==> flow/design.v <==
module debounce(btn,clk,btn_pulse);
    parameter times=5000;
    input btn,clk;
    output reg btn_pulse;
    reg [12:0] N;		     
    always@(posedge clk) begin
        if (btn_pulse) begin
            if (btn==0&&N>0) begin
                N<=N-1;
            end
            else if(btn==0&&N==0) begin
                N<=0;
                btn_pulse<=0;
            end
            else begin
                N<=5000;
            end
        end
        else begin
            if (btn&&N<times) begin
                N<=N+1;
            end
            else if(btn&&N==times) begin
                N<=N;
                btn_pulse<=1;
            end
            else begin
                N<=0;
            end
        end
    end
endmodule
module rand_gen (clk,sw7,out);
    input clk,sw7;
    output reg [6:0] out;
    reg [31:0] state;
    always @(posedge clk) begin
        if (!sw7) begin
            state <= 0;
        end
        else begin
            state <= state * 32'h343fd + 32'h269EC3;
        end
        out <= (state >> 16) & 16'h7fff;
    end
endmodule
module segment (seg_data,seg_led);
    input [3:0] seg_data;
    output [7:0] seg_led;
    reg [7:0] seg_led_r;
    always @(*) begin
        case (seg_data)
            4'd0: seg_led_r = 8'h3f;
            4'd1: seg_led_r = 8'h06;
            4'd2: seg_led_r = 8'h5b;
            4'd3: seg_led_r = 8'h4f;
            4'd4: seg_led_r = 8'h66;
            4'd5: seg_led_r = 8'h6d;
            4'd6: seg_led_r = 8'h7d;
            4'd7: seg_led_r = 8'h07;
            4'd8: seg_led_r = 8'h7f;
            4'd9: seg_led_r = 8'h6f;
            default: seg_led_r = 8'h00;
        endcase
    end
    assign seg_led = seg_led_r;
endmodule
module countdown(clk,countdown_times,leave_times,sw7,game_state,countdown_state);
    input clk,sw7;
    input [1:0] game_state;
    input [4:0] countdown_times;
    output reg [4:0] leave_times;
    output reg [1:0] countdown_state;
    reg [19:0] second;           
    always @(posedge clk) begin
        if (!sw7) begin
            leave_times<=0;
            countdown_state<=0;
            second<=0;
        end
        else begin
            if (game_state==1) begin
                if (countdown_state==0) begin
                    leave_times<=countdown_times;
                    countdown_state<=1;
                end
                else begin
                    if (second==999999) begin
                        if (leave_times>1) begin
                            leave_times<=leave_times-1;
                            second<=0;
                        end
                        else begin
                            countdown_state<=2;
                            leave_times<=0;
                            second<=0;
                        end
                    end
                    else begin
                        second<=second+1;
                    end
                end
            end
            else if (game_state==2) begin
                if(countdown_state==2) begin
                    leave_times<=countdown_times;
                    countdown_state<=3;
                end
                else begin
                    if (second==999999) begin
                        if (leave_times>1) begin
                            leave_times<=leave_times-1;
                            second<=0;
                        end
                        else begin
                            countdown_state<=0;
                            leave_times<=0;
                            second<=0;
                        end
                    end
                    else begin
                        second<=second+1;
                    end
                end
            end
            else begin
                leave_times<=0;
                countdown_state<=0;
                second<=0;
            end
        end
    end
endmodule
module disp(clk,sw7,game_state,leave_times,seg_cat,seg_led,user_defined_cdtime);
    input clk;
    input sw7;
    input [4:0] leave_times;
    input [1:0] game_state;
    input [4:0] user_defined_cdtime;
    output reg [7:0] seg_cat;
    output [7:0] seg_led;
    reg [3:0] num [0:1];     
    always @(posedge clk) begin
        if (!sw7) begin
            num[0]<=15;
            num[1]<=15;
            seg_cat<=8'b11111111;
        end
        else begin
            if(game_state==0) begin
                if (seg_cat==8'b11111111) begin
                    seg_cat<=8'b11111110;
                end
                else begin
                    if (user_defined_cdtime>=30) begin
                        num[1]<=3;
                        num[0]<=0;
                    end
                    else if (user_defined_cdtime>=20) begin
                        num[1]<=2;
                        num[0]<=user_defined_cdtime-20;
                    end
                    else if (user_defined_cdtime>=10) begin
                        num[1]<=1;
                        num[0]<=user_defined_cdtime-10;
                    end
                    else begin
                        num[1]<=0;
                        num[0]<=user_defined_cdtime;
                    end
                    if (seg_cat==8'b11111110) begin
                        seg_cat<=8'b11111101;
                    end
                    else if(seg_cat==8'b11111101) begin
                        seg_cat<=8'b11111110;
                    end
                    else begin
                        seg_cat<=8'b11111111;
                    end
                end
            end
            else if (game_state==1||game_state==2) begin
                if (seg_cat==8'b11111111) begin
                    seg_cat<=8'b11111110;
                end
                else begin
                    if (leave_times-1>=20) begin
                        num[1]<=2;
                        num[0]<=leave_times-21;
                    end
                    else if (leave_times-1>=10) begin
                        num[1]<=1;
                        num[0]<=leave_times-11;
                    end
                    else begin
                        num[1]<=0;
                        num[0]<=leave_times-1;
                    end
                    if (seg_cat==8'b11111110) begin
                        seg_cat<=8'b11111101;
                    end
                    else if(seg_cat==8'b11111101) begin
                        seg_cat<=8'b11111110;
                    end
                    else begin
                        seg_cat<=8'b11111111;
                    end
                end
            end
            else begin
                num[0]<=15;
                num[1]<=15;
                seg_cat<=8'b11111111;
            end
        end
    end
    segment segment1(
                .seg_data(num[seg_cat[0]]),
                .seg_led(seg_led)
            );
endmodule
module music(clk,sw7,buzzer,success,music_state,game_state,leave_times);
    input clk,sw7,success;
    input [4:0] leave_times;
    input [1:0] game_state;
    output reg buzzer;
    output reg [1:0] music_state;
    reg [10:0] per;
    reg [6:0] cnt0;
    reg [16:0] time_cnt;
    reg [11:0] one_cnt;
    reg di;
    localparam
        A2 = 110,
        A2_ = 117,
        B2 = 123,
        C3 = 131,
        C3_ = 139,
        D3 = 147,
        D3_ = 156,
        E3 = 165,
        F3 = 175,
        F3_ = 185,
        G3 = 196,
        G3_ = 208,
        A3 = 220,
        A3_ = 233,
        B3 = 247,
        C4 = 262,
        C4_ = 277,
        D4 = 294,
        D4_ = 311,
        E4 = 330,
        F4 = 349,
        F4_ = 370,
        G4 = 392,
        G4_ = 415,
        A4 = 440,
        A4_ = 466,
        B4 = 494,
        C5 = 522,
        C5_ = 554,
        D5 = 587,
        D5_ = 622,
        E5 = 659,
        F5 = 698,
        F5_ = 740,
        G5 = 784,
        G5_ = 831,
        A5 = 880,
        A5_ = 932,
        B5 = 988,
        C6 = 1047;
    always @(posedge clk) begin
        if (!sw7) begin
            per<=0;
            cnt0<=0;
            time_cnt<=0;
            one_cnt<=0;
            music_state<=0;
            buzzer<=0;
            di<=0;
        end
        else
        if (game_state==2) begin
            if (di==1) begin
                if (one_cnt<958) begin
                    one_cnt<=one_cnt+1;
                end
                else begin
                    one_cnt<=0;
                    buzzer<=!buzzer;
                end
                if (per<=1023) begin
                    if (cnt0<121) begin
                        cnt0<=cnt0+1;
                    end
                    else begin
                        cnt0<=0;
                        per<=per+1;
                    end
                end
                else begin
                    buzzer<=0;
                    one_cnt<=0;
                    per<=0;
                    cnt0<=0;
                    di<=0;
                end
            end
            else begin
                if (one_cnt<15+leave_times*43) begin
                    if(per<999) begin
                        per<=per+1;
                    end
                    else begin
                        per<=0;
                        one_cnt<=one_cnt+1;
                    end
                end
                else begin
                    one_cnt<=0;
                    per<=0;
                    di<=1;
                end
            end
        end
        else if (game_state==3) begin
            if (music_state==0) begin
                music_state<=1;
                one_cnt<=0;
                time_cnt<=0;
                buzzer<=0;
                per<=0;
                cnt0<=0;
            end
            else begin
                if (success==1) begin
                    case (cnt0)
                        0:
                            per=G3;
                        1:
                            per=G3;
                        2:
                            per=G3;
                        3:
                            per=C4;
                        4:
                            per=C4;
                        5:
                            per=E4;
                        6:
                            per=E4;
                        7:
                            per=E4;
                        8:
                            per=G4;
                        9:
                            per=G4;
                        10:
                            per=G4;
                        11:
                            per=C5;
                        12:
                            per=C5;
                        13:
                            per=E5;
                        14:
                            per=E5;
                        15:
                            per=E5;
                        16:
                            per=G5;
                        17:
                            per=G5;
                        18:
                            per=G5;
                        19:
                            per=G5;
                        20:
                            per=G5;
                        21:
                            per=G5;
                        22:
                            per=G5;
                        23:
                            per=G5;
                        24:
                            per=E5;
                        25:
                            per=E5;
                        26:
                            per=E5;
                        27:
                            per=E5;
                        28:
                            per=E5;
                        29:
                            per=E5;
                        30:
                            per=E5;
                        31:
                            per=E5;
                        32:
                            per=G3_;
                        33:
                            per=G3_;
                        34:
                            per=G3_;
                        35:
                            per=C4;
                        36:
                            per=C4;
                        37:
                            per=D4_;
                        38:
                            per=D4_;
                        39:
                            per=D4_;
                        40:
                            per=G4_;
                        41:
                            per=G4_;
                        42:
                            per=G4_;
                        43:
                            per=C5;
                        44:
                            per=C5;
                        45:
                            per=D5_;
                        46:
                            per=D5_;
                        47:
                            per=D5_;
                        48:
                            per=A5_;
                        49:
                            per=A5_;
                        50:
                            per=A5_;
                        51:
                            per=A5_;
                        52:
                            per=A5_;
                        53:
                            per=A5_;
                        54:
                            per=A5_;
                        55:
                            per=A5_;
                        56:
                            per=D5_;
                        57:
                            per=D5_;
                        58:
                            per=D5_;
                        59:
                            per=D5_;
                        60:
                            per=D5_;
                        61:
                            per=D5_;
                        62:
                            per=D5_;
                        63:
                            per=D5_;
                        64:
                            per=A3_;
                        65:
                            per=A3_;
                        66:
                            per=A3_;
                        67:
                            per=D4;
                        68:
                            per=D4;
                        69:
                            per=F4;
                        70:
                            per=F4;
                        71:
                            per=F4;
                        72:
                            per=A4_;
                        73:
                            per=A4_;
                        74:
                            per=A4_;
                        75:
                            per=D5;
                        76:
                            per=D5;
                        77:
                            per=F5;
                        78:
                            per=F5;
                        79:
                            per=F5;
                        80:
                            per=A5_;
                        81:
                            per=A5_;
                        82:
                            per=A5_;
                        83:
                            per=A5_;
                        84:
                            per=A5_;
                        85:
                            per=A5_;
                        86:
                            per=A5_;
                        87:
                            per=A5_;
                        88:
                            per=A5_;
                        89:
                            per=A5_;
                        90:
                            per=A5_;
                        91:
                            per=A5_;
                        92:
                            per=A5_;
                        93:
                            per=A5_;
                        94:
                            per=A5_;
                        95:
                            per=A5_;
                        96:
                            per=C6;
                        97:
                            per=C6;
                        98:
                            per=C6;
                        99:
                            per=C6;
                        100:
                            per=C6;
                        101:
                            per=C6;
                        102:
                            per=C6;
                        103:
                            per=C6;
                        104:
                            per=C6;
                        105:
                            per=C6;
                        106:
                            per=C6;
                        107:
                            per=C6;
                        108:
                            per=C6;
                        109:
                            per=C6;
                        110:
                            per=C6;
                        111:
                            per=C6;
                        default: begin
                            music_state<=2;
                        end
                    endcase
                end
                else begin
                    case (cnt0)
                        0:
                            per=C5;
                        1:
                            per=C5;
                        2:
                            per=C5;
                        3:
                            per=C5;
                        4:
                            per=C5;
                        5:
                            per=G4;
                        6:
                            per=G4;
                        7:
                            per=G4;
                        8:
                            per=G4;
                        9:
                            per=G4;
                        10:
                            per=E4;
                        11:
                            per=E4;
                        12:
                            per=E4;
                        13:
                            per=E4;
                        14:
                            per=A4;
                        15:
                            per=A4;
                        16:
                            per=B4;
                        17:
                            per=B4;
                        18:
                            per=A4;
                        19:
                            per=A4;
                        20:
                            per=G4_;
                        21:
                            per=G4_;
                        22:
                            per=A4_;
                        23:
                            per=A4_;
                        24:
                            per=G4_;
                        25:
                            per=G4_;
                        26:
                            per=E4;
                        27:
                            per=E4;
                        28:
                            per=D4;
                        29:
                            per=D4;
                        30:
                            per=E4;
                        31:
                            per=E4;
                        32:
                            per=E4;
                        33:
                            per=E4;
                        34:
                            per=E4;
                        35:
                            per=E4;
                        36:
                            per=E4;
                        37:
                            per=E4;
                        default: begin
                            music_state<=2;
                        end
                    endcase
                end
                if (time_cnt<=120000-success*60000-1) begin
                    time_cnt<=time_cnt+1;
                    if(one_cnt*per<=500000) begin
                        one_cnt<=one_cnt+1;
                    end
                    else begin
                        one_cnt<=0;
                        buzzer<=!buzzer;
                    end
                end
                else begin
                    buzzer<=0;
                    time_cnt<=0;
                    cnt0<=cnt0+1;
                    one_cnt<=0;
                end
            end
        end
        else begin
            music_state<=0;
            buzzer<=0;
            per<=0;
            cnt0<=0;
            time_cnt<=0;
            one_cnt<=0;
        end
    end
endmodule
module cartoon (sw7,game_state,clk,green,red,row,leave_times,success);
    input [1:0] game_state;
    input success;
    input clk,sw7;
    input [4:0] leave_times;
    output [7:0] green,red;
    output reg [7:0] row;
    reg [7:0] red_cartoon [7:0];     
    reg [7:0] green_cartoon [7:0];   
    wire [7:0] scan [7:0];           
    reg [2:0] cnt;                   
    reg [20:0] times;                
    assign scan[0]=8'b11111110;
    assign scan[1]=8'b11111101;
    assign scan[2]=8'b11111011;
    assign scan[3]=8'b11110111;
    assign scan[4]=8'b11101111;
    assign scan[5]=8'b11011111;
    assign scan[6]=8'b10111111;
    assign scan[7]=8'b01111111;
    always @(posedge clk) begin
        if (!sw7) begin
            cnt<=0;
            row<=scan[0];
        end
        else begin
            cnt<=cnt+3'd1;
            row<=scan[cnt+3'd1];
        end
    end
    always @(posedge clk) begin
        if (!sw7) begin
            times<=0;
            red_cartoon[0]<=8'b00000000;
            red_cartoon[1]<=8'b00000000;
            red_cartoon[2]<=8'b00000000;
            red_cartoon[3]<=8'b00000000;
            red_cartoon[4]<=8'b00000000;
            red_cartoon[5]<=8'b00000000;
            red_cartoon[6]<=8'b00000000;
            red_cartoon[7]<=8'b00000000;
            green_cartoon[0]<=8'b00000000;
            green_cartoon[1]<=8'b00000000;
            green_cartoon[2]<=8'b00000000;
            green_cartoon[3]<=8'b00000000;
            green_cartoon[4]<=8'b00000000;
            green_cartoon[5]<=8'b00000000;
            green_cartoon[6]<=8'b00000000;
            green_cartoon[7]<=8'b00000000;
        end
        else begin 
            if (game_state==0) begin
                red_cartoon[0]<=8'b00011000;
                red_cartoon[1]<=8'b00011000;
                red_cartoon[2]<=8'b00011000;
                red_cartoon[3]<=8'b00011000;
                red_cartoon[4]<=8'b00011000;
                red_cartoon[5]<=8'b00100100;
                red_cartoon[6]<=8'b00100100;
                red_cartoon[7]<=8'b00011000;
                green_cartoon[0]<=8'b00011000;
                green_cartoon[1]<=8'b00011000;
                green_cartoon[2]<=8'b00011000;
                green_cartoon[3]<=8'b00011000;
                green_cartoon[4]<=8'b00000000;
                green_cartoon[5]<=8'b00000000;
                green_cartoon[6]<=8'b00000000;
                green_cartoon[7]<=8'b00000000;
            end
            else if (game_state==1) begin
                red_cartoon[0]<=8'b00011000;
                red_cartoon[1]<=8'b00011000;
                red_cartoon[2]<=8'b00011000;
                red_cartoon[3]<=8'b00011000;
                red_cartoon[4]<=8'b00011000;
                red_cartoon[5]<=8'b00100100;
                red_cartoon[6]<=8'b00100100;
                red_cartoon[7]<=8'b00011000;
                green_cartoon[0]<=8'b00011000;
                green_cartoon[1]<=8'b00011000;
                green_cartoon[2]<=8'b00011000;
                green_cartoon[3]<=8'b00011000;
                green_cartoon[4]<=8'b00000000;
                green_cartoon[5]<=8'b00000000;
                green_cartoon[6]<=8'b00000000;
                green_cartoon[7]<=8'b00000000;
            end
            else if (game_state==2) begin
                if (leave_times-1>=15) begin
                    red_cartoon[0]<=8'b00011000;
                    red_cartoon[1]<=8'b00011000;
                    red_cartoon[2]<=8'b00011000;
                    red_cartoon[3]<=8'b00011000;
                    red_cartoon[4]<=8'b00011000;
                    red_cartoon[5]<=8'b00100100;
                    red_cartoon[6]<=8'b00100100;
                    red_cartoon[7]<=8'b00011000;
                    green_cartoon[0]<=8'b00011000;
                    green_cartoon[1]<=8'b00011000;
                    green_cartoon[2]<=8'b00011000;
                    green_cartoon[3]<=8'b00011000;
                    green_cartoon[4]<=8'b00000000;
                    green_cartoon[5]<=8'b00000000;
                    green_cartoon[6]<=8'b00000000;
                    green_cartoon[7]<=8'b00000000;
                end
                else if (leave_times-1>=10) begin
                    red_cartoon[0]<=8'b00000000;
                    green_cartoon[0]<=8'b00000000;
                end
                else if(leave_times-1>=5) begin
                    red_cartoon[1]<=8'b00000000;
                    green_cartoon[1]<=8'b00000000;
                end
                else if (leave_times-1>0) begin
                    red_cartoon[2]<=8'b00000000;
                    green_cartoon[2]<=8'b00000000;
                end
                else begin
                    red_cartoon[3]<=8'b00000000;
                    green_cartoon[3]<=8'b00000000;
                end
                times<=0;
            end
            else if(game_state==3) begin
                green_cartoon[0]<=8'b00000000;
                green_cartoon[1]<=8'b00000000;
                green_cartoon[2]<=8'b00000000;
                green_cartoon[3]<=8'b00000000;
                green_cartoon[4]<=8'b00000000;
                green_cartoon[5]<=8'b00000000;
                green_cartoon[6]<=8'b00000000;
                green_cartoon[7]<=8'b00000000;
                if (success==1) begin
                    times<=times+1;
                    if (times<=100000) begin
                        red_cartoon[0]<=8'b00000000;
                        red_cartoon[1]<=8'b01100110;
                        red_cartoon[2]<=8'b00000000;
                        red_cartoon[3]<=8'b00000000;
                        red_cartoon[4]<=8'b00000000;
                        red_cartoon[5]<=8'b00000000;
                        red_cartoon[6]<=8'b00000000;
                        red_cartoon[7]<=8'b00000000;
                    end
                    else if(times<=200000) begin
                        red_cartoon[2]<=8'b11111111;
                    end
                    else if(times<=300000) begin
                        red_cartoon[3]<=8'b11111111;
                    end
                    else if(times<=400000) begin
                        red_cartoon[1]<=8'b00000000;
                        red_cartoon[4]<=8'b11111111;
                    end
                    else if (times<=500000) begin
                        red_cartoon[2]<=8'b00000000;
                        red_cartoon[5]<=8'b01111110;
                    end
                    else if(times<=600000) begin
                        red_cartoon[3]<=8'b00000000;
                        red_cartoon[6]<=8'b00111100;
                    end
                    else if(times<=700000) begin
                        red_cartoon[4]<=8'b00000000;
                        red_cartoon[7]<=8'b00011000;
                    end
                    else if (times<=800000) begin
                        red_cartoon[5]<=8'b00000000;
                    end
                    else if(times<=900000) begin
                        red_cartoon[6]<=8'b00000000;
                    end
                    else if(times<=1000000) begin
                        red_cartoon[7]<=8'b00000000;
                    end
                    else if(times<=1250000) begin
                        red_cartoon[0]<=8'b00000000;
                        red_cartoon[1]<=8'b01100110;
                        red_cartoon[2]<=8'b11111111;
                        red_cartoon[3]<=8'b11111111;
                        red_cartoon[4]<=8'b11111111;
                        red_cartoon[5]<=8'b01111110;
                        red_cartoon[6]<=8'b00111100;
                        red_cartoon[7]<=8'b00011000;
                    end
                    else if(times<=1500000) begin
                        red_cartoon[0]<=8'b00000000;
                        red_cartoon[1]<=8'b00000000;
                        red_cartoon[2]<=8'b00000000;
                        red_cartoon[3]<=8'b00000000;
                        red_cartoon[4]<=8'b00000000;
                        red_cartoon[5]<=8'b00000000;
                        red_cartoon[6]<=8'b00000000;
                        red_cartoon[7]<=8'b00000000;
                    end
                    else if(times<=1750000) begin
                        red_cartoon[0]<=8'b00000000;
                        red_cartoon[1]<=8'b01100110;
                        red_cartoon[2]<=8'b11111111;
                        red_cartoon[3]<=8'b11111111;
                        red_cartoon[4]<=8'b11111111;
                        red_cartoon[5]<=8'b01111110;
                        red_cartoon[6]<=8'b00111100;
                        red_cartoon[7]<=8'b00011000;
                    end
                    else if(times<=2000000) begin
                        red_cartoon[0]<=8'b00000000;
                        red_cartoon[1]<=8'b00000000;
                        red_cartoon[2]<=8'b00000000;
                        red_cartoon[3]<=8'b00000000;
                        red_cartoon[4]<=8'b00000000;
                        red_cartoon[5]<=8'b00000000;
                        red_cartoon[6]<=8'b00000000;
                        red_cartoon[7]<=8'b00000000;
                    end
                    else begin
                        times<=0;
                    end
                end
                else begin
                    if (times<=500000) begin
                        times<=times+1;
                        red_cartoon[0]<=8'b00000000;
                        red_cartoon[1]<=8'b01000000;
                        red_cartoon[2]<=8'b11110111;
                        red_cartoon[3]<=8'b01010101;
                        red_cartoon[4]<=8'b01010101;
                        red_cartoon[5]<=8'b01010101;
                        red_cartoon[6]<=8'b01010111;
                        red_cartoon[7]<=8'b00000000;
                    end
                    else if(times<=1000000) begin
                        times<=times+1;
                        red_cartoon[0]<=8'b00000000;
                        red_cartoon[1]<=8'b11000100;
                        red_cartoon[2]<=8'b00000100;
                        red_cartoon[3]<=8'b11011111;
                        red_cartoon[4]<=8'b00010101;
                        red_cartoon[5]<=8'b00011111;
                        red_cartoon[6]<=8'b01010101;
                        red_cartoon[7]<=8'b10011111;
                    end
                    else begin
                        times<=0;
                    end
                end
            end
        end
    end
    assign red=red_cartoon[cnt];
    assign green=green_cartoon[cnt];
endmodule
module boom_pro(sw7,start,clk,led,seg,sw_input,row,seg_cat,btn6,buzzer,green,red);
    input sw7,start,clk,btn6;        
    input [6:0] sw_input;            
    output buzzer;                   
    output [7:0] row,red,green;      
    output [7:0] seg_cat;            
    output [7:0] seg;                
    output reg [6:0] led;            
    reg [1:0] ps_input_times;        
    reg success;                     
    reg [6:0] password;              
    reg [1:0] game_state;            
    reg [4:0] countdown_times;       
    reg [4:0] user_defined_cdtime;   
    reg btn6_before;                 
    wire [4:0] leave_times;          
    wire [1:0] music_state;          
    wire [1:0] countdown_state;      
    wire [6:0] changing_pw;          
    wire btn6_pulse;                 
    wire start_pulse;                
    always @(posedge clk) begin
        if (!sw7) begin
            btn6_before<=0;
            user_defined_cdtime<=0;
            ps_input_times<=0;
            led<=0;
            success<=0;
            game_state<=0;
            password<=0;
            countdown_times<=0;
            user_defined_cdtime<=0;
        end
        else begin
            if (game_state==0) begin
                if (start_pulse) begin
                    success<=0;
                    btn6_before<=0;
                    game_state<=1;
                    countdown_times<=5;
                    password<=changing_pw;
                end
                if (sw_input[6]==1) begin
                    if (sw_input[4:0]>30) begin
                        user_defined_cdtime<=30;
                    end
                    else begin
                        user_defined_cdtime<=sw_input[4:0];
                    end
                end
                else begin
                    user_defined_cdtime<=20;
                end
            end
            else if (game_state==1) begin
                led<=password;
                if (countdown_state==2&&leave_times==0) begin
                    countdown_times<=user_defined_cdtime;
                    game_state<=2;
                    led<=0;
                end
            end
            else if (game_state==2) begin
                led<=sw_input;
                if (ps_input_times<2) begin
                    if (btn6_pulse==1&&btn6_before==0) begin
                        if (sw_input==password) begin
                            game_state<=3;
                            success<=1;
                            led<=0;
                        end
                        else begin
                            ps_input_times<=ps_input_times+1;
                        end
                    end
                    if (countdown_state==0&&leave_times==0) begin
                        game_state<=3;
                        success<=0;
                        led<=0;
                    end
                end
                else begin
                    game_state<=3;
                    success<=0;
                    led<=0;
                end
                btn6_before<=btn6_pulse;
            end
            else if (game_state==3) begin
                if (music_state==2) begin
                    game_state<=0;
                    success<=0;
                    password<=0;
                    countdown_times<=0;
                    ps_input_times<=0;
                end
            end
        end
    end
    debounce debounce1(
                 .btn(start),
                 .clk(clk),
                 .btn_pulse(start_pulse));
    debounce debounce2(
                 .btn(btn6),
                 .clk(clk),
                 .btn_pulse(btn6_pulse));
    rand_gen rand1(
             .clk(clk),
             .sw7(sw7),
             .out(changing_pw));
    disp disp1(
             .clk(clk),
             .sw7(sw7),
             .leave_times(leave_times),
             .user_defined_cdtime(user_defined_cdtime),
             .game_state (game_state),
             .seg_cat(seg_cat),
             .seg_led(seg));
    countdown countdown1(
                  .clk(clk),
                  .sw7(sw7),
                  .game_state(game_state),
                  .countdown_times(countdown_times),
                  .leave_times(leave_times),
                  .countdown_state(countdown_state));
    music music1(
              .clk(clk),
              .sw7(sw7),
              .success(success),
              .game_state(game_state),
              .leave_times(leave_times),
              .buzzer(buzzer),
              .music_state(music_state));
    cartoon cartoon1(
                .game_state(game_state),
                .success(success),
                .clk(clk),
                .sw7(sw7),
                .leave_times(leave_times),
                .green(green),
                .red(red),
                .row(row)
            );
endmodule
--- tool output ---
Reports on boom_pro
Module boom_pro before and after one edit of its RTL, step after step. "unedited" refers to lines of the RTL above, "edited" to lines of the edited file. "change": "edited" minus "unedited" as printed here. A cell with - has no value.

Top module: boom_pro. Clock port: clk. Standard-cell library: sky130hd. Corner: tt_025C_1v80.

The edit
Unified diff, file above to edited file. A script made this edit. It was not meant as an optimisation and need not keep what the design does.

```diff
@@ -229,5 +229,5 @@
     reg [6:0] cnt0;
     reg [16:0] time_cnt;
-    reg [11:0] one_cnt;
+    reg [12:0] one_cnt;
     reg di;
     localparam
```

Word level
Counts by Yosys on the flattened word-level netlist (proc, flatten, opt, wreduce). Print and check cells are left out. Cells with the same type and inputs are merged into one. Memory sizes are those after Yosys's memory passes, which may raise the word count (mostly to a power of two), join words into wider ones and drop unused or constant bits.

Bit counts: memory cells (unedited 1, edited 1, change 0); bits in registers (unedited 327, edited 328, change +1); bits of input ports (unedited 11, edited 11, change 0); ROM bits (unedited 112, edited 112, change 0); word-level cells (unedited 858, edited 858, change 0).

Operators by class: order comparisons (unedited 36, edited 36, change 0); bitwise gates (word level) (unedited 8, edited 8, change 0); $mul (unedited 4, edited 4, change 0); add/subtract/negate cells (unedited 21, edited 21, change 0); reduce/logical cells (unedited 108, edited 108, change 0); mux-type cells (unedited 364, edited 364, change 0); equal/unequal tests (unedited 261, edited 261, change 0).

Memories: words x width with read and write ports (unedited 16 x 7 bit 1R0W, edited 16 x 7 bit 1R0W).

Operators by type and width: 12-bit two-way mux (unedited 10, edited 0, change -10); 13-bit two-way mux (unedited 10, edited 20, change +10); 13-bit by 1-bit adder with 13-bit output (second input constant) (unedited 2, edited 3, change +1); 12-bit by 1-bit adder with 12-bit output (second input constant) (unedited 1, edited 0, change -1); 12-bit by 10-bit less-than comparator with 1-bit output (second input constant) (unedited 1, edited 0, change -1); 12-bit by 32-bit less-than comparator with 1-bit output (unedited 1, edited 0, change -1); 12-bit by 11-bit multiplier with 23-bit output (unedited 1, edited 0, change -1); 13-bit by 10-bit less-than comparator with 1-bit output (second input constant) (unedited 0, edited 1, change +1); 13-bit by 32-bit less-than comparator with 1-bit output (unedited 0, edited 1, change +1); 13-bit by 11-bit multiplier with 24-bit output (unedited 0, edited 1, change +1).

Unchanged operator kinds not shown: 120.

Longest topological paths
Longest topological path by Yosys (ltp), each cell counted once; first at word level (registers and memories cut), then after technology mapping (sequential cells cut; the memories' decode and read muxes count).

Logic depth: depth in word-level cells (unedited 20, edited 20, change 0); ABC_AREA (unedited 0, edited 0); gate-level depth with buffers (unedited 35, edited 35, change 0); mapped depth without buffers (unedited 29, edited 31, change +2).

Mapped cells and area
Source: synth_stat.txt of the flow (Yosys; design flattened, memories mapped). It holds for the ABC_AREA given above (unset counts as 0); a run with the other value may have another netlist.

Synthesis totals: sequential area (um^2) (unedited 5265.0, edited 5285.1, change +20.1); standard cells after synthesis (unedited 3026, edited 3061, change +35); mapped area (um^2) (unedited 25285.5, edited 25460.7, change +175.2); mapped flip-flops (unedited 250, edited 251, change +1).

Cells by type: sky130_fd_sc_hd__nor2_1 (unedited 228, edited 269, change +41); sky130_fd_sc_hd__o21ai_0 (unedited 132, edited 158, change +26); sky130_fd_sc_hd__nor3_1 (unedited 82, edited 64, change -18); sky130_fd_sc_hd__a211oi_1 (unedited 31, edited 18, change -13); sky130_fd_sc_hd__nor4_1 (unedited 20, edited 33, change +13); sky130_fd_sc_hd__nand2_1 (unedited 285, edited 296, change +11); sky130_fd_sc_hd__a31oi_1 (unedited 29, edited 18, change -11); sky130_fd_sc_hd__a22oi_1 (unedited 28, edited 17, change -11); sky130_fd_sc_hd__buf_2 (unedited 19, edited 8, change -11); sky130_fd_sc_hd__nor2_2 (unedited 0, edited 11, change +11); sky130_fd_sc_hd__inv_1 (unedited 268, edited 278, change +10); sky130_fd_sc_hd__and2_1 (unedited 86, edited 76, change -10); sky130_fd_sc_hd__xor2_1 (unedited 61, edited 51, change -10); sky130_fd_sc_hd__o22ai_1 (unedited 21, edited 11, change -10); sky130_fd_sc_hd__fa_1 (unedited 203, edited 212, change +9); sky130_fd_sc_hd__xnor2_1 (unedited 63, edited 72, change +9); sky130_fd_sc_hd__mux2_2 (unedited 2, edited 11, change +9); sky130_fd_sc_hd__o211a_1 (unedited 14, edited 7, change -7).

Unchanged cell types not shown: 18. Not every row of either side is listed. The figures by module come from a second, unflattened synthesis with its own total; it is not the netlist above.

Unflattened totals: cells (unflattened synthesis) (unedited 3332, edited 3413, change +81); area (unflattened synthesis) (um^2) (unedited 27747.9, edited 28185.8, change +437.9).

Rows give one instance, submodules left out.

Modules, unedited: music (cells 1197, area 9547.9 um^2, instances 1); rand_gen (cells 600, area 5801.8 um^2, instances 1); cartoon (cells 729, area 5507.8 um^2, instances 1); debounce (cells 126, area 1214.9 um^2, instances 2); boom_pro (cells 178, area 1507.7 um^2, instances 1); countdown (cells 169, area 1495.2 um^2, instances 1); disp (cells 177, area 1227.4 um^2, instances 1); segment (cells 30, area 230.2 um^2, instances 1).

Modules, edited: music (cells 1272, area 10119.7 um^2, instances 1); rand_gen (cells 600, area 5826.8 um^2, instances 1); cartoon (cells 735, area 5348.9 um^2, instances 1); debounce (cells 126, area 1214.9 um^2, instances 2); boom_pro (cells 178, area 1507.7 um^2, instances 1); countdown (cells 169, area 1495.2 um^2, instances 1); disp (cells 177, area 1227.4 um^2, instances 1); segment (cells 30, area 230.2 um^2, instances 1).

Worst setup path after synthesis
OpenSTA on the mapped netlist: ideal clock, no wires. The path of least setup slack (recovery checks aside). Input and output delay are each 20% of the period. Register names are those of the netlist, which keeps one name where synthesis merged equal registers.

Path after synthesis: path type (unedited register -> register, edited register -> register); start (unedited reg music1.cnt0[0], edited reg music1.cnt0[0]); end (unedited reg music1.one_cnt[10], edited reg music1.one_cnt[9]); path slack (ps) (unedited 11927, edited 11491, change -436); data arrival time (ps) (unedited 7941, edited 8394, change +453); stages on the path (unedited 32, edited 32, change 0); delay of the path (ps) (unedited 8073, edited 8509, change +436); period (ps) (unedited 20000, edited 20000, change 0); synthesis period reached (ps) (unedited 8073, edited 8509, change +436).

"delay of the path" is the arrival time less input delay plus setup time. "stages on the path": output pins that drive a net of the path, with the launching flip-flop's if there is one; two outputs of one cell count as two. "synthesis period reached" is the clock period less the worst setup slack; recovery checks do not enter. This is arithmetic on one report: input and output delays are still those of the set period (20% each). The rows between start and end are the longest chain of elaborated cells between them; the timing report does not say that the signal goes this way. Where chains are equally long, one stands for them. Each line given opens the expression or statement behind the cell; cells for indexed reads and writes are added by Yosys, which also makes memories of some case tables. A register here has more assigning lines than the two given.

On the way, after synthesis, unedited:
Path through: sky130_fd_sc_hd__dfxtp_1 > sky130_fd_sc_hd__inv_1 > sky130_fd_sc_hd__ha_1 > sky130_fd_sc_hd__or4_1 > sky130_fd_sc_hd__o211a_1 > sky130_fd_sc_hd__or4_4 > sky130_fd_sc_hd__and4b_1 > sky130_fd_sc_hd__and2_1 > sky130_fd_sc_hd__buf_4 > sky130_fd_sc_hd__mux2i_1 > sky130_fd_sc_hd__a21oi_1 > sky130_fd_sc_hd__buf_2 > sky130_fd_sc_hd__and2_1 > sky130_fd_sc_hd__fa_1 > sky130_fd_sc_hd__fa_1 > sky130_fd_sc_hd__fa_1 > sky130_fd_sc_hd__fa_1 > sky130_fd_sc_hd__inv_1 > sky130_fd_sc_hd__fa_1 > sky130_fd_sc_hd__inv_1 > sky130_fd_sc_hd__ha_1 > sky130_fd_sc_hd__clkbuf_1 > sky130_fd_sc_hd__o21ai_0 > sky130_fd_sc_hd__o21ai_0 > sky130_fd_sc_hd__nor4b_1 > sky130_fd_sc_hd__o211ai_1 > sky130_fd_sc_hd__a2111oi_0 > sky130_fd_sc_hd__and3_1 > sky130_fd_sc_hd__o2111ai_2 > sky130_fd_sc_hd__a31oi_4 > sky130_fd_sc_hd__buf_6 > sky130_fd_sc_hd__nor3_1. For cells in the longest elaborated chain the number is 15.

Ends and longest elaborated chain, after synthesis, unedited: from (decl) (line 229) `reg [6:0] cnt0;`; from (assign) (line 296) `cnt0<=cnt0+1;`; from (assign) (line 665) `cnt0<=cnt0+1;`; 7-bit by 4-bit == test with 1-bit output (line 570) `case (cnt0)`; 14-bit OR reduction; 11-bit parallel mux with 8-bit select (line 570); 11-bit two-way mux (line 338) `if (success==1) begin`; 11-bit two-way mux (line 329) `if (music_state==0) begin`; 11-bit two-way mux (line 328) `else if (game_state==3) begin`; 11-bit two-way mux (line 285) `if (game_state==2) begin`; 11-bit two-way mux (line 275) `if (!sw7) begin`; 12-bit by 11-bit multiplier with 23-bit output (line 654) `if(one_cnt*per<=500000) begin`; 32-bit by 19-bit less-or-equal comparator with 1-bit output (line 654); 12-bit two-way mux (line 654); 12-bit two-way mux (line 652) `if (time_cnt<=120000-success*60000-1) begin`; 12-bit two-way mux (line 329); 12-bit two-way mux (line 328); 12-bit two-way mux (line 285); to (assign) (line 288) `one_cnt<=one_cnt+1;`; to (assign) (line 318) `one_cnt<=one_cnt+1;`; to (decl) (line 231) `reg [11:0] one_cnt;`.

On the way, after synthesis, edited:
Path through: sky130_fd_sc_hd__dfxtp_1 > sky130_fd_sc_hd__inv_1 > sky130_fd_sc_hd__ha_1 > sky130_fd_sc_hd__buf_2 > sky130_fd_sc_hd__or3_1 > sky130_fd_sc_hd__a221oi_2 > sky130_fd_sc_hd__o211ai_2 > sky130_fd_sc_hd__a2111oi_4 > sky130_fd_sc_hd__inv_1 > sky130_fd_sc_hd__a221oi_1 > sky130_fd_sc_hd__clkbuf_1 > sky130_fd_sc_hd__nand2_1 > sky130_fd_sc_hd__fa_1 > sky130_fd_sc_hd__inv_1 > sky130_fd_sc_hd__fa_1 > sky130_fd_sc_hd__fa_1 > sky130_fd_sc_hd__fa_1 > sky130_fd_sc_hd__inv_1 > sky130_fd_sc_hd__fa_1 > sky130_fd_sc_hd__inv_1 > sky130_fd_sc_hd__ha_1 > sky130_fd_sc_hd__and2_1 > sky130_fd_sc_hd__a22o_1 > sky130_fd_sc_hd__a41o_1 > sky130_fd_sc_hd__o31a_1 > sky130_fd_sc_hd__a2111oi_0 > sky130_fd_sc_hd__a2bb2oi_1 > sky130_fd_sc_hd__a41oi_2 > sky130_fd_sc_hd__a311oi_2 > sky130_fd_sc_hd__o21ai_2 > sky130_fd_sc_hd__buf_6 > sky130_fd_sc_hd__nor2_2. For cells in the longest elaborated chain the number is 15.

Ends and longest elaborated chain, after synthesis, edited: from (decl) (line 229) `reg [6:0] cnt0;`; from (assign) (line 296) `cnt0<=cnt0+1;`; from (assign) (line 665) `cnt0<=cnt0+1;`; 7-bit by 4-bit == test with 1-bit output (line 570) `case (cnt0)`; 14-bit OR reduction; 11-bit parallel mux with 8-bit select (line 570); 11-bit two-way mux (line 338) `if (success==1) begin`; 11-bit two-way mux (line 329) `if (music_state==0) begin`; 11-bit two-way mux (line 328) `else if (game_state==3) begin`; 11-bit two-way mux (line 285) `if (game_state==2) begin`; 11-bit two-way mux (line 275) `if (!sw7) begin`; 13-bit by 11-bit multiplier with 24-bit output (line 654) `if(one_cnt*per<=500000) begin`; 32-bit by 19-bit less-or-equal comparator with 1-bit output (line 654); 13-bit two-way mux (line 654); 13-bit two-way mux (line 652) `if (time_cnt<=120000-success*60000-1) begin`; 13-bit two-way mux (line 329); 13-bit two-way mux (line 328); 13-bit two-way mux (line 285); to (assign) (line 288) `one_cnt<=one_cnt+1;`; to (assign) (line 318) `one_cnt<=one_cnt+1;`; to (decl) (line 231) `reg [12:0] one_cnt;`.

Path in the finished layout
Path of least setup slack in the final report of the runs of pair A (OpenROAD, finished layout, wires in). Where an end is a register, its clock arrival counts in the times. The report prints the path's times to 10 ps; the period is as set.

Path post-layout: path type (unedited register -> register, edited register -> register); start (unedited reg music1.cnt0[0], edited reg music1.cnt0[0]); end (unedited reg music1.one_cnt[4], edited reg music1.one_cnt[10]); data arrival time (ps) (unedited 9680, edited 9870, change +190); period (ps) (unedited 9910, edited 9910, change 0); path slack (ps) (unedited 640, edited 560, change -80); stages on the path (unedited 26, edited 30, change +4).

The rows between start and end are the longest chain of elaborated cells between them; the timing report does not say that the signal goes this way. Where chains are equally long, one stands for them. A register here has more assigning lines than the two given.

On the way, post-layout, unedited:
Path through: sky130_fd_sc_hd__dfxtp_1 > sky130_fd_sc_hd__inv_1 > sky130_fd_sc_hd__ha_1 > sky130_fd_sc_hd__or4_1 > sky130_fd_sc_hd__o211a_1 > sky130_fd_sc_hd__or4_4 > sky130_fd_sc_hd__and4b_1 > sky130_fd_sc_hd__and2_1 > sky130_fd_sc_hd__a221oi_1 > sky130_fd_sc_hd__mux2i_2 > sky130_fd_sc_hd__buf_4 > sky130_fd_sc_hd__and2_1 > sky130_fd_sc_hd__fa_1 > sky130_fd_sc_hd__fa_1 > sky130_fd_sc_hd__fa_1 > sky130_fd_sc_hd__fa_1 > sky130_fd_sc_hd__fa_1 > sky130_fd_sc_hd__ha_1 > sky130_fd_sc_hd__and3_1 > sky130_fd_sc_hd__a221o_1 > sky130_fd_sc_hd__a21oi_1 > sky130_fd_sc_hd__xor2_1 > sky130_fd_sc_hd__a2111oi_0 > sky130_fd_sc_hd__o2111ai_2 > sky130_fd_sc_hd__a31oi_4 > sky130_fd_sc_hd__nor3_1. For cells in the longest elaborated chain the number is 15.

Ends and longest elaborated chain, post-layout, unedited: from (decl) (line 229) `reg [6:0] cnt0;`; from (assign) (line 296) `cnt0<=cnt0+1;`; from (assign) (line 665) `cnt0<=cnt0+1;`; 7-bit by 4-bit == test with 1-bit output (line 570) `case (cnt0)`; 14-bit OR reduction; 11-bit parallel mux with 8-bit select (line 570); 11-bit two-way mux (line 338) `if (success==1) begin`; 11-bit two-way mux (line 329) `if (music_state==0) begin`; 11-bit two-way mux (line 328) `else if (game_state==3) begin`; 11-bit two-way mux (line 285) `if (game_state==2) begin`; 11-bit two-way mux (line 275) `if (!sw7) begin`; 12-bit by 11-bit multiplier with 23-bit output (line 654) `if(one_cnt*per<=500000) begin`; 32-bit by 19-bit less-or-equal comparator with 1-bit output (line 654); 12-bit two-way mux (line 654); 12-bit two-way mux (line 652) `if (time_cnt<=120000-success*60000-1) begin`; 12-bit two-way mux (line 329); 12-bit two-way mux (line 328); 12-bit two-way mux (line 285); to (assign) (line 288) `one_cnt<=one_cnt+1;`; to (assign) (line 318) `one_cnt<=one_cnt+1;`; to (decl) (line 231) `reg [11:0] one_cnt;`.

On the way, post-layout, edited:
Path through: sky130_fd_sc_hd__dfxtp_1 > sky130_fd_sc_hd__inv_1 > sky130_fd_sc_hd__ha_1 > sky130_fd_sc_hd__or3_1 > sky130_fd_sc_hd__a221oi_2 > sky130_fd_sc_hd__o211ai_2 > sky130_fd_sc_hd__a2111oi_4 > sky130_fd_sc_hd__inv_1 > sky130_fd_sc_hd__a221oi_1 > sky130_fd_sc_hd__buf_4 > sky130_fd_sc_hd__nand2_1 > sky130_fd_sc_hd__fa_1 > sky130_fd_sc_hd__fa_1 > sky130_fd_sc_hd__inv_1 > sky130_fd_sc_hd__ha_1 > sky130_fd_sc_hd__fa_1 > sky130_fd_sc_hd__inv_1 > sky130_fd_sc_hd__fa_1 > sky130_fd_sc_hd__inv_1 > sky130_fd_sc_hd__ha_1 > sky130_fd_sc_hd__and3_1 > sky130_fd_sc_hd__a221oi_1 > sky130_fd_sc_hd__o21ai_1 > sky130_fd_sc_hd__a211o_1 > sky130_fd_sc_hd__a31oi_1 > sky130_fd_sc_hd__xnor2_1 > sky130_fd_sc_hd__or4b_1 > sky130_fd_sc_hd__a311oi_2 > sky130_fd_sc_hd__o21ai_4 > sky130_fd_sc_hd__nor2_2. For cells in the longest elaborated chain the number is 15.

Ends and longest elaborated chain, post-layout, edited: from (decl) (line 229) `reg [6:0] cnt0;`; from (assign) (line 296) `cnt0<=cnt0+1;`; from (assign) (line 665) `cnt0<=cnt0+1;`; 7-bit by 4-bit == test with 1-bit output (line 570) `case (cnt0)`; 14-bit OR reduction; 11-bit parallel mux with 8-bit select (line 570); 11-bit two-way mux (line 338) `if (success==1) begin`; 11-bit two-way mux (line 329) `if (music_state==0) begin`; 11-bit two-way mux (line 328) `else if (game_state==3) begin`; 11-bit two-way mux (line 285) `if (game_state==2) begin`; 11-bit two-way mux (line 275) `if (!sw7) begin`; 13-bit by 11-bit multiplier with 24-bit output (line 654) `if(one_cnt*per<=500000) begin`; 32-bit by 19-bit less-or-equal comparator with 1-bit output (line 654); 13-bit two-way mux (line 654); 13-bit two-way mux (line 652) `if (time_cnt<=120000-success*60000-1) begin`; 13-bit two-way mux (line 329); 13-bit two-way mux (line 328); 13-bit two-way mux (line 285); to (assign) (line 288) `one_cnt<=one_cnt+1;`; to (assign) (line 318) `one_cnt<=one_cnt+1;`; to (decl) (line 231) `reg [12:0] one_cnt;`.

Layout results
Both versions went through the flow (Yosys, OpenROAD) with the same settings in each pair. Constraints: input delay and output delay 20% of the set period each, output load 0.01 pF.

Flow settings, pair A:
The figure for CORE_UTILIZATION is 40. period_ns: 9.91. Under CAP_MARGIN stands 20. The figure for CORE_MARGIN is 2. The figure for SLEW_MARGIN is 20.

Measured results, pair A: std-cell area (final layout) (um^2) (unedited 27485.1, edited 27707.8, change +222.7); achieved period (ps) (unedited 9268, edited 9347, change +79); total negative slack on setup checks (ps) (unedited 0, edited 0, change 0); die outline area (um^2) (unedited 65241.9, edited 65684.6, change +442.7); setup slack of the worst path (ps) (unedited 642, edited 563, change -79); utilization in the final report (%) (unedited 43.8, edited 44.0, change +0.2); worst-case hold slack (ps) (unedited 369, edited 370, change +1); Yosys chip area after synthesis (um^2) (unedited 25285.5, edited 25460.7, change +175.2).

Flow settings, pair B:
The entry for CORE_ASPECT_RATIO reads 0.71. The figure for CORE_MARGIN is 7. The figure for CORE_UTILIZATION is 71. The figure for CTS_CLUSTER_DIAMETER is 111. Under CTS_CLUSTER_SIZE stands 62. MAX_ROUTING_LAYER: met4. Under PLACE_DENSITY_LB_ADDON stands 0.13. The figure for SETUP_SLACK_MARGIN is 2.11. For TNS_END_PERCENT the number is 10. period_ns: 7.72. Under CAP_MARGIN stands 20. The figure for SLEW_MARGIN is 20.

Measured results, pair B: std-cell area (final layout) (um^2) (unedited 27309.9, edited 27817.9, change +508.0); achieved period (ps) (unedited 7836, edited 7939, change +103); total negative slack on setup checks (ps) (unedited -1259, edited -2181, change -922); die outline area (um^2) (unedited 41171.5, edited 41436.9, change +265.4); setup slack of the worst path (ps) (unedited -116, edited -219, change -103); utilization in the final report (%) (unedited 77.4, edited 78.7, change +1.3); worst-case hold slack (ps) (unedited 394, edited 385, change -9); Yosys chip area after synthesis (um^2) (unedited 25285.5, edited 25460.7, change +175.2).

"achieved period" means the clock period less the worst setup slack. The figure is calculated, with input and output delays left at 20% of the set period.
--- end ---
